==> flow/design.v <==
module adder #(parameter N = 64)
					(input logic [N-1:0] a, b,
					output logic [N-1:0] y);
	assign y = a + b;
endmodule
module alu (input logic [63:0] a, input logic [63:0] b, input logic [3:0] ALUControl,
				output logic [63:0] result, output logic zero);
	always_comb begin
		casez(ALUControl)
			4'b0000: result = a & b;
			4'b0001: result = a | b;
			4'b0010: result = a + b;
			4'b0110: result = a - b;
			4'b0111: result = b;
			default : result = 64'b1;
		endcase
		zero = result === '0 ? '1 : '0;
	end
endmodule
module aludec (input  logic [10:0] funct,  
					input  logic [1:0]  aluop,  
					output logic [3:0] alucontrol);  				
	always_comb
		if (aluop == 2'b00) alucontrol = 4'b0010;			 
		else if (aluop == 2'b01) alucontrol = 4'b0111; 	 
		else if((aluop == 2'b10)  & (funct == 11'b10001011000)) alucontrol = 4'b0010;	 
		else if((aluop == 2'b10)  & (funct == 11'b11001011000)) alucontrol = 4'b0110;	 
		else if((aluop == 2'b10)  & (funct == 11'b10001010000)) alucontrol = 4'b0000;	 
		else if((aluop == 2'b10)  & (funct == 11'b10101010000)) alucontrol = 4'b0001;	 
		else if((aluop == 2'b10)  & (funct == 11'b10010001000 || funct == 11'b10010001001)) alucontrol = 4'b0010;  
		else if((aluop == 2'b10)  & (funct == 11'b11010001000 || funct == 11'b11010001001)) alucontrol = 4'b0110;  
		else alucontrol = 4'b0000;
endmodule
module maindec(
    input logic [10:0] Op,
    output logic Reg2Loc, 
    output logic ALUSrc, 
    output logic MemtoReg, 
    output logic RegWrite, 
    output logic MemRead, 
    output logic MemWrite, 
    output logic Branch,
    output logic [1:0] ALUOp
);
    always_comb begin
        casez (Op)
            11'b111_1100_0010: {Reg2Loc, ALUSrc, MemtoReg, RegWrite, MemRead, MemWrite, Branch, ALUOp} = 9'b011110000; 
            11'b111_1100_0000: {Reg2Loc, ALUSrc, MemtoReg, RegWrite, MemRead, MemWrite, Branch, ALUOp} = 9'b110001000;
            11'b101_1010_0???: {Reg2Loc, ALUSrc, MemtoReg, RegWrite, MemRead, MemWrite, Branch, ALUOp} = 9'b100000101;
            11'b100_0101_1000, 
            11'b110_0101_1000, 
            11'b100_0101_0000, 
            11'b101_0101_0000: {Reg2Loc, ALUSrc, MemtoReg, RegWrite, MemRead, MemWrite, Branch, ALUOp} = 9'b000100010;
				11'b100_1000_100?,
				11'b110_1000_100?: {Reg2Loc, ALUSrc, MemtoReg, RegWrite, MemRead, MemWrite, Branch, ALUOp} = 9'b010100010;
            default: {Reg2Loc, ALUSrc, MemtoReg, RegWrite, MemRead, MemWrite, Branch, ALUOp} = 9'b000000000;
        endcase
    end
endmodule
module controller(input logic [10:0] instr,
						output logic [3:0] AluControl,						
						output logic reg2loc, regWrite, AluSrc, Branch,
											memtoReg, memRead, memWrite);
	logic [1:0] AluOp_s;
	maindec 	decPpal 	(.Op(instr), 
							.Reg2Loc(reg2loc), 
							.ALUSrc(AluSrc), 
							.MemtoReg(memtoReg), 
							.RegWrite(regWrite), 
							.MemRead(memRead), 
							.MemWrite(memWrite), 
							.Branch(Branch), 
							.ALUOp(AluOp_s));	
	aludec 	decAlu 	(.funct(instr), 
							.aluop(AluOp_s), 
							.alucontrol(AluControl));
endmodule
module flopr #(parameter N = 64) (input logic clk,
					input logic reset,
					input logic [N-1:0] d,
					output logic [N-1:0] q);
			always_ff @(posedge clk, posedge reset)
				if (reset) q <= 4'b0;
				else q <= d;
endmodule
module mux2 #(parameter N = 64)
				(input logic [N-1:0] d0, d1,
				input logic s,
				output logic [N-1:0] y);
	assign y = s ? d1 : d0;
endmodule
module sl2 #(parameter N = 64)
				(input logic [N-1:0] a,					
				output logic [N-1:0] y);
	assign y[0] = 1'b0;
	assign y[1] = 1'b0;
	assign y[63:2] = a[61:0];
endmodule
module signext(input logic [31:0] a, output logic [63:0] y);
	always_comb
		casez(a[31:21])
			11'b11111000010,  
			11'b11111000000:  
				y = {{55{a[20]}}, a[20:12]};  
			11'b10110100???:  
				y = {{45{a[23]}}, a[23:5]};  
			11'b100_1000_100?, 11'b110_1000_100?:  
				y = {{52{a[21]}}, a[21:10]};  
			default: y = 0;
		endcase
endmodule
module regfile(input logic clk, input logic we3, input logic [4:0] ra1,
					input logic [4:0] ra2, input logic [4:0] wa3, input logic [63:0] wd3,
					output logic [63:0] rd1, output logic [63:0] rd2);
	logic [63:0] registers [0:30];
	always @(*) begin
	  rd1 <= (ra1 == 5'd31) ? 64'd0 : registers[ra1];
	  rd2 <= (ra2 == 5'd31) ? 64'd0 : registers[ra2];
	end
	always_ff @(posedge clk) begin
	  if (we3 == 1 && wa3 != 5'd31) begin
			registers[wa3] <= wd3;
	  end
	end
endmodule
module fetch #(parameter N = 64)(input logic PCSrc_F,clk,reset,
					input logic [N-1:0] PCBranch_F,
					output logic [N-1:0] imem_addr_F);
	logic [N-1:0] add_out;
	logic [N-1:0] mux2_out;
	mux2 #(N) mux(add_out, PCBranch_F, PCSrc_F, mux2_out);
	flopr #(N) pc(clk, reset, mux2_out, imem_addr_F);
	adder #(N) add(imem_addr_F, N'('d4), add_out);
endmodule
module decode #(parameter N = 64)
					(input logic regWrite_D, reg2loc_D, clk,
					input logic [N-1:0] writeData3_D,
					input logic [31:0] instr_D,
					output logic [N-1:0] signImm_D, readData1_D, readData2_D, 
					input logic [4:0] wa3_D);  
	logic [4:0] ra2;			
	mux2 	#(5) 	ra2mux	(.d0(instr_D[20:16]), .d1(instr_D[4:0]), .s(reg2loc_D), .y(ra2));
	regfile 		registers(.clk(clk), .we3(regWrite_D), .ra1(instr_D[9:5]), .ra2(ra2), .wa3(wa3_D), 
								 .wd3(writeData3_D), .rd1(readData1_D), .rd2(readData2_D));
	signext 		ext		(.a(instr_D), .y(signImm_D));	
endmodule
module execute #(parameter N = 64)  
(
					input logic AluSrc,
					input logic [3:0] AluControl,
					input logic [N-1:0] PC_E, signImm_E, readData1_E, readData2_E,
					output logic [N-1:0] PCBranch_E, aluResult_E, writeData_E,
					output logic zero_E
	);
	logic [N-1:0] MUX_out;
	logic [N-1:0] sl2_out;
	sl2 sl2(signImm_E,sl2_out);
	mux2 mux(readData2_E, signImm_E, AluSrc, MUX_out);
	adder adder(PC_E,sl2_out,PCBranch_E);
	alu alu(readData1_E,MUX_out,AluControl,aluResult_E, zero_E);
	assign writeData_E = readData2_E;
endmodule
module memory 	(input logic Branch_M, zero_M,					
					output logic PCSrc_M);
	assign PCSrc_M = Branch_M & zero_M;
endmodule
module writeback #(parameter N = 64)
					(input logic [N-1:0] aluResult_W, DM_readData_W,
					input logic memtoReg,
					output logic [N-1:0] writeData3_W);					
	mux2 #(64) MtoRmux (.d0(aluResult_W), .d1(DM_readData_W), .s(memtoReg), .y(writeData3_W));
endmodule
module datapath #(parameter N = 64)
					(input logic reset, clk,
					input logic reg2loc,									
					input logic AluSrc,
					input logic [3:0] AluControl,
					input logic	Branch,
					input logic memRead,
					input logic memWrite,
					input logic regWrite,	
					input logic memtoReg,									
					input logic [31:0] IM_readData,
					input logic [N-1:0] DM_readData,
					output logic [N-1:0] IM_addr, DM_addr, DM_writeData,
					output logic DM_writeEnable, DM_readEnable );					
	logic PCSrc;
	logic [N-1:0] PCBranch_E, aluResult_E, writeData_E, writeData3; 
	logic [N-1:0] signImm_D, readData1_D, readData2_D;
	logic zero_E;
	logic [95:0] qIF_ID;
	logic [270:0] qID_EX;
	logic [202:0] qEX_MEM;
	logic [134:0] qMEM_WB;
	fetch 	#(64) 	FETCH 	(.PCSrc_F(PCSrc),
										.clk(clk),
										.reset(reset),
										.PCBranch_F(qEX_MEM[197:134]),
										.imem_addr_F(IM_addr));								
	flopr 	#(96)		IF_ID 	(.clk(clk),
										.reset(reset), 
										.d({IM_addr, IM_readData}),
										.q(qIF_ID));
	decode 	#(64) 	DECODE 	(.regWrite_D(qMEM_WB[134]),
										.reg2loc_D(reg2loc), 
										.clk(clk),
										.writeData3_D(writeData3),
										.instr_D(qIF_ID[31:0]), 
										.signImm_D(signImm_D), 
										.readData1_D(readData1_D),
										.readData2_D(readData2_D),
										.wa3_D(qMEM_WB[4:0]));				
	flopr 	#(271)	ID_EX 	(.clk(clk),
										.reset(reset), 
										.d({AluSrc, AluControl, Branch, memRead, memWrite, regWrite, memtoReg,	
											qIF_ID[95:32], signImm_D, readData1_D, readData2_D, qIF_ID[4:0]}),
										.q(qID_EX));	
	execute 	#(64) 	EXECUTE 	(.AluSrc(qID_EX[270]),
										.AluControl(qID_EX[269:266]),
										.PC_E(qID_EX[260:197]), 
										.signImm_E(qID_EX[196:133]), 
										.readData1_E(qID_EX[132:69]), 
										.readData2_E(qID_EX[68:5]), 
										.PCBranch_E(PCBranch_E), 
										.aluResult_E(aluResult_E), 
										.writeData_E(writeData_E), 
										.zero_E(zero_E));											
	flopr 	#(203)	EX_MEM 	(.clk(clk),
										.reset(reset), 
										.d({qID_EX[265:261], PCBranch_E, zero_E, aluResult_E, writeData_E, qID_EX[4:0]}),
										.q(qEX_MEM));	
	memory				MEMORY	(.Branch_M(qEX_MEM[202]), 
										.zero_M(qEX_MEM[133]), 
										.PCSrc_M(PCSrc));
	assign DM_writeData = qEX_MEM[68:5];
	assign DM_addr = qEX_MEM[132:69];
	assign DM_writeEnable = qEX_MEM[200];
	assign DM_readEnable = qEX_MEM[201];
	flopr 	#(135)	MEM_WB 	(.clk(clk),
										.reset(reset), 
										.d({qEX_MEM[199:198], qEX_MEM[132:69],	DM_readData, qEX_MEM[4:0]}),
										.q(qMEM_WB));
	writeback #(64) 	WRITEBACK (.aluResult_W(qMEM_WB[132:69]), 
										.DM_readData_W(qMEM_WB[68:5]), 
										.memtoReg(qMEM_WB[133]), 
										.writeData3_W(writeData3));		
endmodule
module processor_arm #(parameter N = 64)
							(input logic CLOCK_50, reset,
							output logic [N-1:0] IM_addr,
							input  logic [31:0] IM_readData,
							output logic [N-1:0] DM_writeData, DM_addr,
							output logic DM_writeEnable, DM_readEnable,
							input  logic [N-1:0] DM_readData);
	logic [31:0] q;
	logic [3:0] AluControl;
	logic reg2loc, regWrite, AluSrc, Branch, memtoReg, memRead, memWrite;
	logic [10:0] instr;
	assign q = IM_readData;
	controller 		c 			(.instr(instr), 
									.AluControl(AluControl), 
									.reg2loc(reg2loc), 
									.regWrite(regWrite), 
									.AluSrc(AluSrc), 
									.Branch(Branch),
									.memtoReg(memtoReg), 
									.memRead(memRead), 
									.memWrite(memWrite));
	datapath #(64) dp 		(.reset(reset), 
									.clk(CLOCK_50), 
									.reg2loc(reg2loc), 
									.AluSrc(AluSrc), 
									.AluControl(AluControl), 
									.Branch(Branch), 
									.memRead(memRead),
									.memWrite(memWrite), 
									.regWrite(regWrite), 
									.memtoReg(memtoReg), 
									.IM_readData(q), 
									.DM_readData(DM_readData), 
									.IM_addr(IM_addr), 
									.DM_addr(DM_addr), 
									.DM_writeData(DM_writeData), 
									.DM_writeEnable(DM_writeEnable), 
									.DM_readEnable(DM_readEnable));				
	flopr #(11)		IF_ID_TOP(.clk(CLOCK_50),
									.reset(reset), 
									.d(q[31:21]), 
									.q(instr));
endmodule
# Tool chain data of processor_arm
# Module processor_arm before and after one edit of its RTL, step after step.
# "before" refers to lines of the RTL above, "after" to lines of the edited file.
# "diff" is "after" less "before", of the values as shown; "rel_change_pct" is that difference over "before", in percent.
# Cell names lack the library's common part.
inputs:
  top_module: "processor_arm"
  clk_port: "CLOCK_50"
  library: "sky130hd"
  lib_corner: "tt_025C_1v80"

# Edit of the RTL
# The edit as a unified diff against the file above.
# The edit is scripted: it alters the design's behaviour and was not made to optimise anything.
# begin of diff
@@ -250,7 +250,9 @@
 							output logic [N-1:0] IM_addr,
 							input  logic [31:0] IM_readData,
-							output logic [N-1:0] DM_writeData, DM_addr,
+							output logic [N-1:0] DM_writeData_pin, DM_addr,
 							output logic DM_writeEnable, DM_readEnable,
 							input  logic [N-1:0] DM_readData);
+	logic [N-1:0] DM_writeData;
+	always @(posedge CLOCK_50) DM_writeData_pin <= DM_writeData;
 	logic [31:0] q;
 	logic [3:0] AluControl;
# end of diff

# After elaboration
# Counts by Yosys on the flattened word-level netlist (proc, flatten, opt, wreduce; memories kept). Register bits leave out memories and registers merged into their read ports (data or address); mux counts leave out enables and synchronous resets folded into registers. Print and check cells are left out. Cells with the same type and inputs are merged into one.
# Yosys's memory passes give these memory sizes; they may raise the number of words (mostly to a power of two), join words into wider ones and drop unused or constant bits.
op_classes:
  columns: ["element", "before", "after", "diff", "rel_change_pct"]
  rows:
  - ["n_eq", 28, 28, 0, 0.00]
  - ["muxes", 21, 21, 0, 0.00]
  - ["logic", 9, 9, 0, 0.00]
  - ["reduce_logical", 9, 9, 0, 0.00]
  - ["add_sub_neg", 4, 4, 0, 0.00]
# Unchanged operator kinds not shown: 30.
bits:
  columns: ["element", "before", "after", "diff", "rel_change_pct"]
  rows:
  - ["ff_bits", 780, 844, 64, 8.21]
  - ["out_inout_bits", 194, 194, 0, 0.00]
  - ["word_cells", 78, 79, 1, 1.28]
  - ["in_bits", 98, 98, 0, 0.00]
  - ["mem_count", 1, 1, 0, 0.00]
  - ["mem_bits_rw", 1984, 1984, 0, 0.00]
memory_table:
  columns: ["element", "before", "after"]
  rows:
  - ["memory_list", "dp.DECODE.registers.registers 31x64 r2 w1", "dp.DECODE.registers.registers 31x64 r2 w1"]

# Depth
# Depth = most cells in a row (Yosys ltp): at word level without a register or memory, in the mapped netlist without a sequential cell, where the memories' decode and read muxes count.
depth:
  columns: ["element", "before", "after", "diff", "rel_change_pct"]
  rows:
  - ["depth_word", 13, 13, 0, 0.00]
  - ["abc_area", "0", "0", null, null]
  - ["depth_mapped", 30, 30, 0, 0.00]
  - ["depth_no_buf", 27, 26, -1, -3.70]

# Netlist
# The flow's flattened synthesis, as Yosys stat reports it; memories are mapped. The netlist is that of the ABC_AREA named above (0 if unset); the other value can give another one.
mapped:
  columns: ["element", "before", "after", "diff", "rel_change_pct"]
  rows:
  - ["flip_flops", 2705, 2769, 64, 2.37]
  - ["n_buf", 855, 759, -96, -11.23]
  - ["stdcells", 10120, 9943, -177, -1.75]
  - ["area_um2", 127791.3, 127614.9, -176.4, -0.14]
types:
  columns: ["type", "before", "after", "diff", "rel_change_pct"]
  rows:
  - ["nand3_1", 577, 787, 210, 36.40]
  - ["a311oi_1", 386, 211, -175, -45.34]
  - ["nor2_1", 391, 264, -127, -32.48]
  - ["nand2_1", 2265, 2183, -82, -3.62]
  - ["a211oi_1", 83, 13, -70, -84.34]
  - ["clkbuf_1", 613, 544, -69, -11.26]
  - ["dfxtp_1", 0, 64, 64, null]
  - ["buf_4", 128, 66, -62, -48.44]
  - ["and3_1", 218, 164, -54, -24.77]
  - ["buf_1", 89, 134, 45, 50.56]
  - ["a31oi_1", 155, 117, -38, -24.52]
  - ["o21ai_0", 258, 293, 35, 13.57]
  - ["a31o_2", 2, 36, 34, 1700.00]
  - ["o22ai_1", 11, 42, 31, 281.82]
  - ["a21o_1", 84, 108, 24, 28.57]
  - ["o41ai_1", 6, 26, 20, 333.33]
  - ["nor3_1", 58, 77, 19, 32.76]
  - ["o31ai_1", 14, 32, 18, 128.57]
# Unchanged cell types not shown: 13.
# Not every row of either side is listed.
# The figures by module come from a second, unflattened synthesis with its own total; it is not the netlist above.
hier_totals:
  columns: ["element", "before", "after", "diff", "rel_change_pct"]
  rows:
  - ["cells_unflattened", 8426, 8490, 64, 0.76]
  - ["hier_area_um2", 132025.4, 133306.6, 1281.2, 0.97]
# Rows give one instance, submodules left out.
modules_before:
  columns: ["mod", "area_um2", "mod_seq_area_um2", "n_inst", "n_cells"]
  rows:
  - ["regfile", 91901.9, 59577.1, 1, 4879]
  - ["alu", 7495.9, 0.0, 1, 1120]
  - ["flopr #(N=271)", 6785.3, 6781.5, 1, 272]
  - ["flopr #(N=203)", 5083.6, 5079.9, 1, 204]
  - ["adder #(N=64)", 3902.5, 0.0, 1, 579]
  - ["adder", 3902.5, 0.0, 1, 579]
  - ["flopr #(N=135)", 3382.0, 3378.2, 1, 136]
  - ["flopr #(N=96)", 2406.1, 2402.3, 1, 97]
  - ["mux2 #(N=64)", 1077.3, 0.0, 2, 71]
  - ["flopr #(N=64)", 1605.3, 1601.5, 1, 65]
  - ["mux2", 1077.3, 0.0, 1, 71]
  - ["signext", 750.7, 0.0, 1, 97]
  - ["sl2", 484.2, 0.0, 1, 65]
  - ["execute #(N=64)", 480.5, 0.0, 1, 64]
# before: Further modules, not shown: 11.
modules_after:
  columns: ["mod", "area_um2", "mod_seq_area_um2", "n_inst", "n_cells"]
  rows:
  - ["regfile", 91901.9, 59577.1, 1, 4879]
  - ["alu", 7495.9, 0.0, 1, 1120]
  - ["flopr #(N=271)", 6785.3, 6781.5, 1, 272]
  - ["flopr #(N=203)", 5083.6, 5079.9, 1, 204]
  - ["adder #(N=64)", 3902.5, 0.0, 1, 579]
  - ["adder", 3902.5, 0.0, 1, 579]
  - ["flopr #(N=135)", 3382.0, 3378.2, 1, 136]
  - ["flopr #(N=96)", 2406.1, 2402.3, 1, 97]
  - ["mux2 #(N=64)", 1077.3, 0.0, 2, 71]
  - ["flopr #(N=64)", 1605.3, 1601.5, 1, 65]
  - ["processor_arm", 1281.2, 1281.2, 1, 64]
  - ["mux2", 1077.3, 0.0, 1, 71]
  - ["signext", 750.7, 0.0, 1, 97]
  - ["sl2", 484.2, 0.0, 1, 65]
# after: Further modules, not shown: 11.

# Path before layout
# Path of least setup slack by OpenSTA after synthesis, without wires, with an ideal clock, recovery checks aside; 20% of the period is set as input and as output delay. Where synthesis merged equal registers, the netlist keeps one of their names.
synth_timing:
  columns: ["element", "before", "after", "diff", "rel_change_pct"]
  rows:
  - ["path_type", "reg2reg", "reg2reg", null, null]
  - ["startpoint", "register dp.ID_EX.q[270]", "register dp.ID_EX.q[196]", null, null]
  - ["endpoint", "register dp.EX_MEM.q[133]", "register dp.EX_MEM.q[133]", null, null]
  - ["setup_slack_ps", 2428, 3014, 586, null]
  - ["delay_ps", 7572, 6986, -586, -7.74]
  - ["arrival_ps", 7476, 6890, -586, -7.84]
  - ["driving_pins", 31, 24, -7, -22.58]
  - ["launch_ps", 0, 0, 0, null]
  - ["tclk_ps", 10000, 10000, 0, 0.00]
  - ["period_less_setup_slack_ps", 7572, 6986, -586, -7.74]
# "delay_ps" = arrival - input delay + setup time.
# "driving_pins": output pins that drive a net of the path, with the launching flip-flop's if there is one; two outputs of one cell count as two.
# "period_less_setup_slack_ps" = period - worst setup slack (recovery checks aside). The figure is calculated, with input and output delays left at 20% of the set period.
# The rows between start and end are the longest chain of elaborated cells between them; the timing report does not say that the signal goes this way. Where chains are equally long, one stands for them.
# Each line given opens the expression or statement behind the cell; cells for indexed reads and writes are added by Yosys, which also makes memories of some case tables.
synth_between_before:
  path_cell_list: "dfrtp_1 > buf_6 > buf_2 > mux2_2 > inv_1 > ha_1 > o21ai_0 > o21bai_1 > nor4_2 > and3_1 > nand3_1 > nand3b_1 > or4_1 > nor3_1 > o2111ai_1 > nand2_1 > xor2_1 > ha_1 > clkbuf_1 > a21o_1 > a21o_1 > a221oi_1 > o21ai_0 > a2111oi_0 > o31ai_1 > xnor2_1 > a221o_1 > or4b_1 > or4_1 > or4_1 > nor4_2"
  elab_chain_cells: 5
synth_lines_before:
  columns: ["element", "line_no", "source"]
  rows:
  - ["from (decl)", 81, "output logic [N-1:0] q);"]
  - ["from (assign)", 83, "if (reset) q <= 4'b0;"]
  - ["from (assign)", 84, "else q <= d;"]
  - ["64-bit two-way mux", 90, "assign y = s ? d1 : d0;"]
  - ["64-bit subtractor", 13, "4'b0110: result = a - b;"]
  - ["64-bit parallel mux with 5-bit select", 9, "casez(ALUControl)"]
  - ["64-bit by 1-bit === test with 1-bit output", 17, "zero = result === '0 ? '1 : '0;"]
  - ["1-bit two-way mux", 17, null]
  - ["to (assign)", 83, null]
  - ["to (assign)", 84, null]
  - ["to (decl)", 81, null]
# Some nets on the timed path still bear RTL names; the line given drives or declares the net.
synth_nets_before:
  columns: ["signal", "line_no"]
  rows:
  - ["dp.EXECUTE.alu.result[63]", 9]
synth_between_after:
  path_cell_list: "dfrtp_1 > and2_1 > or2_2 > or4_1 > or4_4 > nor3b_1 > nand3_1 > or3b_1 > o31ai_1 > xnor2_1 > ha_1 > clkbuf_1 > and4_1 > nand3_1 > a2111oi_0 > o311ai_0 > nand3_1 > xnor2_1 > o21ai_0 > or4_1 > or4b_1 > nor4_2 > nand4_1 > nor4_2"
  elab_chain_cells: 5
synth_lines_after:
  columns: ["element", "line_no", "source"]
  rows:
  - ["from (decl)", 81, "output logic [N-1:0] q);"]
  - ["from (assign)", 83, "if (reset) q <= 4'b0;"]
  - ["from (assign)", 84, "else q <= d;"]
  - ["64-bit two-way mux", 90, "assign y = s ? d1 : d0;"]
  - ["64-bit subtractor", 13, "4'b0110: result = a - b;"]
  - ["64-bit parallel mux with 5-bit select", 9, "casez(ALUControl)"]
  - ["64-bit by 1-bit === test with 1-bit output", 17, "zero = result === '0 ? '1 : '0;"]
  - ["1-bit two-way mux", 17, null]
  - ["to (assign)", 83, null]
  - ["to (assign)", 84, null]
  - ["to (decl)", 81, null]
synth_nets_after:
  columns: ["signal", "line_no"]
  rows:
  - ["dp.EXECUTE.alu.result[41]", 9]

# Timing after layout
# From the final timing report of the runs of pair A: the path of least setup slack in the routed layout; clock arrival at registers is part of the times.
# The report prints the path's times to 10 ps; the period is as set.
layout_timing:
  columns: ["element", "before", "after", "diff", "rel_change_pct"]
  rows:
  - ["path_type", "reg2reg", "reg2reg", null, null]
  - ["startpoint", "register dp.ID_EX.q[270]", "register dp.ID_EX.q[270]", null, null]
  - ["endpoint", "register dp.EX_MEM.q[133]", "register dp.EX_MEM.q[133]", null, null]
  - ["tclk_ps", 9500, 9500, 0, 0.00]
  - ["launch_ps", 920, 860, -60, -6.52]
  - ["driving_pins", 26, 23, -3, -11.54]
  - ["arrival_ps", 9880, 9170, -710, -7.19]
  - ["setup_slack_ps", 460, 1070, 610, null]
# The rows between start and end are the longest chain of elaborated cells between them; the timing report does not say that the signal goes this way. Where chains are equally long, one stands for them.
layout_between_before:
  path_cell_list: "dfrtp_4 > buf_6 > mux2i_1 > o211ai_1 > nor3_1 > nand4_1 > buf_4 > nor2_1 > nand4b_1 > or3b_2 > o31ai_1 > o21ai_0 > xnor2_1 > ha_1 > a21oi_1 > o21ai_0 > a221oi_1 > o21ai_0 > a2111oi_1 > o31ai_1 > xnor2_1 > a221o_1 > or4b_1 > or4_1 > or4_1 > nor4_2"
  elab_chain_cells: 5
layout_lines_before:
  columns: ["element", "line_no", "source"]
  rows:
  - ["from (decl)", 81, "output logic [N-1:0] q);"]
  - ["from (assign)", 83, "if (reset) q <= 4'b0;"]
  - ["from (assign)", 84, "else q <= d;"]
  - ["64-bit two-way mux", 90, "assign y = s ? d1 : d0;"]
  - ["64-bit subtractor", 13, "4'b0110: result = a - b;"]
  - ["64-bit parallel mux with 5-bit select", 9, "casez(ALUControl)"]
  - ["64-bit by 1-bit === test with 1-bit output", 17, "zero = result === '0 ? '1 : '0;"]
  - ["1-bit two-way mux", 17, null]
  - ["to (assign)", 83, null]
  - ["to (assign)", 84, null]
  - ["to (decl)", 81, null]
# Some nets on the timed path still bear RTL names; the line given drives or declares the net.
layout_nets_before:
  columns: ["signal", "line_no"]
  rows:
  - ["dp.EXECUTE.alu.result[63]", 9]
layout_between_after:
  path_cell_list: "dfrtp_4 > mux2_2 > nand3b_1 > or4_1 > or4_4 > nor3b_1 > nand3_1 > or3b_1 > o31ai_1 > xnor2_1 > ha_1 > and4_1 > nand3_1 > a2111oi_0 > o311ai_0 > nand3_1 > xnor2_1 > o21ai_0 > or4_1 > or4b_1 > nor4_2 > nand4_1 > nor4_2"
  elab_chain_cells: 5
layout_lines_after:
  columns: ["element", "line_no", "source"]
  rows:
  - ["from (decl)", 81, "output logic [N-1:0] q);"]
  - ["from (assign)", 83, "if (reset) q <= 4'b0;"]
  - ["from (assign)", 84, "else q <= d;"]
  - ["64-bit two-way mux", 90, "assign y = s ? d1 : d0;"]
  - ["64-bit subtractor", 13, "4'b0110: result = a - b;"]
  - ["64-bit parallel mux with 5-bit select", 9, "casez(ALUControl)"]
  - ["64-bit by 1-bit === test with 1-bit output", 17, "zero = result === '0 ? '1 : '0;"]
  - ["1-bit two-way mux", 17, null]
  - ["to (assign)", 83, null]
  - ["to (assign)", 84, null]
  - ["to (decl)", 81, null]
layout_nets_after:
  columns: ["signal", "line_no"]
  rows:
  - ["dp.EXECUTE.alu.result[41]", 9]

# Measured runs
# Both versions went through the flow (Yosys, OpenROAD) with the same settings in each pair. Constraints: input delay and output delay 20% of the set period each, output load 0.01 pF.
flow_settings_pair_A:
  CORE_UTILIZATION: 40
  period_ns: 9.5
  CAP_MARGIN: 20
  CORE_MARGIN: 2
  SLEW_MARGIN: 20
results_pair_A:
  columns: ["element", "before", "after", "diff", "rel_change_pct"]
  rows:
  - ["synth_chip_area_um2", 127791.3, 127614.9, -176.4, -0.14]
  - ["final_die_area_um2", 324017.0, 323573.0, -444.0, -0.14]
  - ["holdWs_ps", 334, 285, -49, null]
  - ["timing.setup.tns_ps", 0, 0, 0, null]
  - ["post_route_util_frac", 0.454, 0.455, 0.001, null]
  - ["total_power_mw", 31.582, 31.759, 0.177, 0.56]
  - ["final_stdcell_area_um2", 144532.0, 144649.0, 117.0, 0.08]
  - ["fin_ws_ps", 460, 1067, 607, null]
  - ["clock_period_reached_ps", 9040, 8433, -607, -6.71]
flow_settings_pair_B:
  CAP_MARGIN: 0
  CELL_PAD_IN_SITES_DETAIL_PLACEMENT: 0
  CORE_ASPECT_RATIO: 0.9
  CORE_UTILIZATION: 36
  PLACE_DENSITY_LB_ADDON: 0.29
  period_ns: 11.1
  CORE_MARGIN: 2
  SLEW_MARGIN: 20
results_pair_B:
  columns: ["element", "before", "after", "diff", "rel_change_pct"]
  rows:
  - ["synth_chip_area_um2", 127791.3, 127614.9, -176.4, -0.14]
  - ["final_die_area_um2", 359764.0, 359273.0, -491.0, -0.14]
  - ["holdWs_ps", 338, 339, 1, null]
  - ["timing.setup.tns_ps", 0, 0, 0, null]
  - ["post_route_util_frac", 0.41, 0.412, 0.002, null]
  - ["total_power_mw", 26.940, 27.338, 0.398, 1.48]
  - ["final_stdcell_area_um2", 144801.0, 145287.0, 486.0, 0.34]
  - ["fin_ws_ps", 1479, 2633, 1154, null]
  - ["clock_period_reached_ps", 9621, 8467, -1154, -11.99]
# "clock_period_reached_ps" means the clock period less the worst setup slack. The figure is calculated, with input and output delays left at 20% of the set period.
# By "total_power_mw" is meant OpenSTA's value without simulated activity: inputs other than the clock are taken to toggle once in ten clock periods, and the tool carries that through the logic.
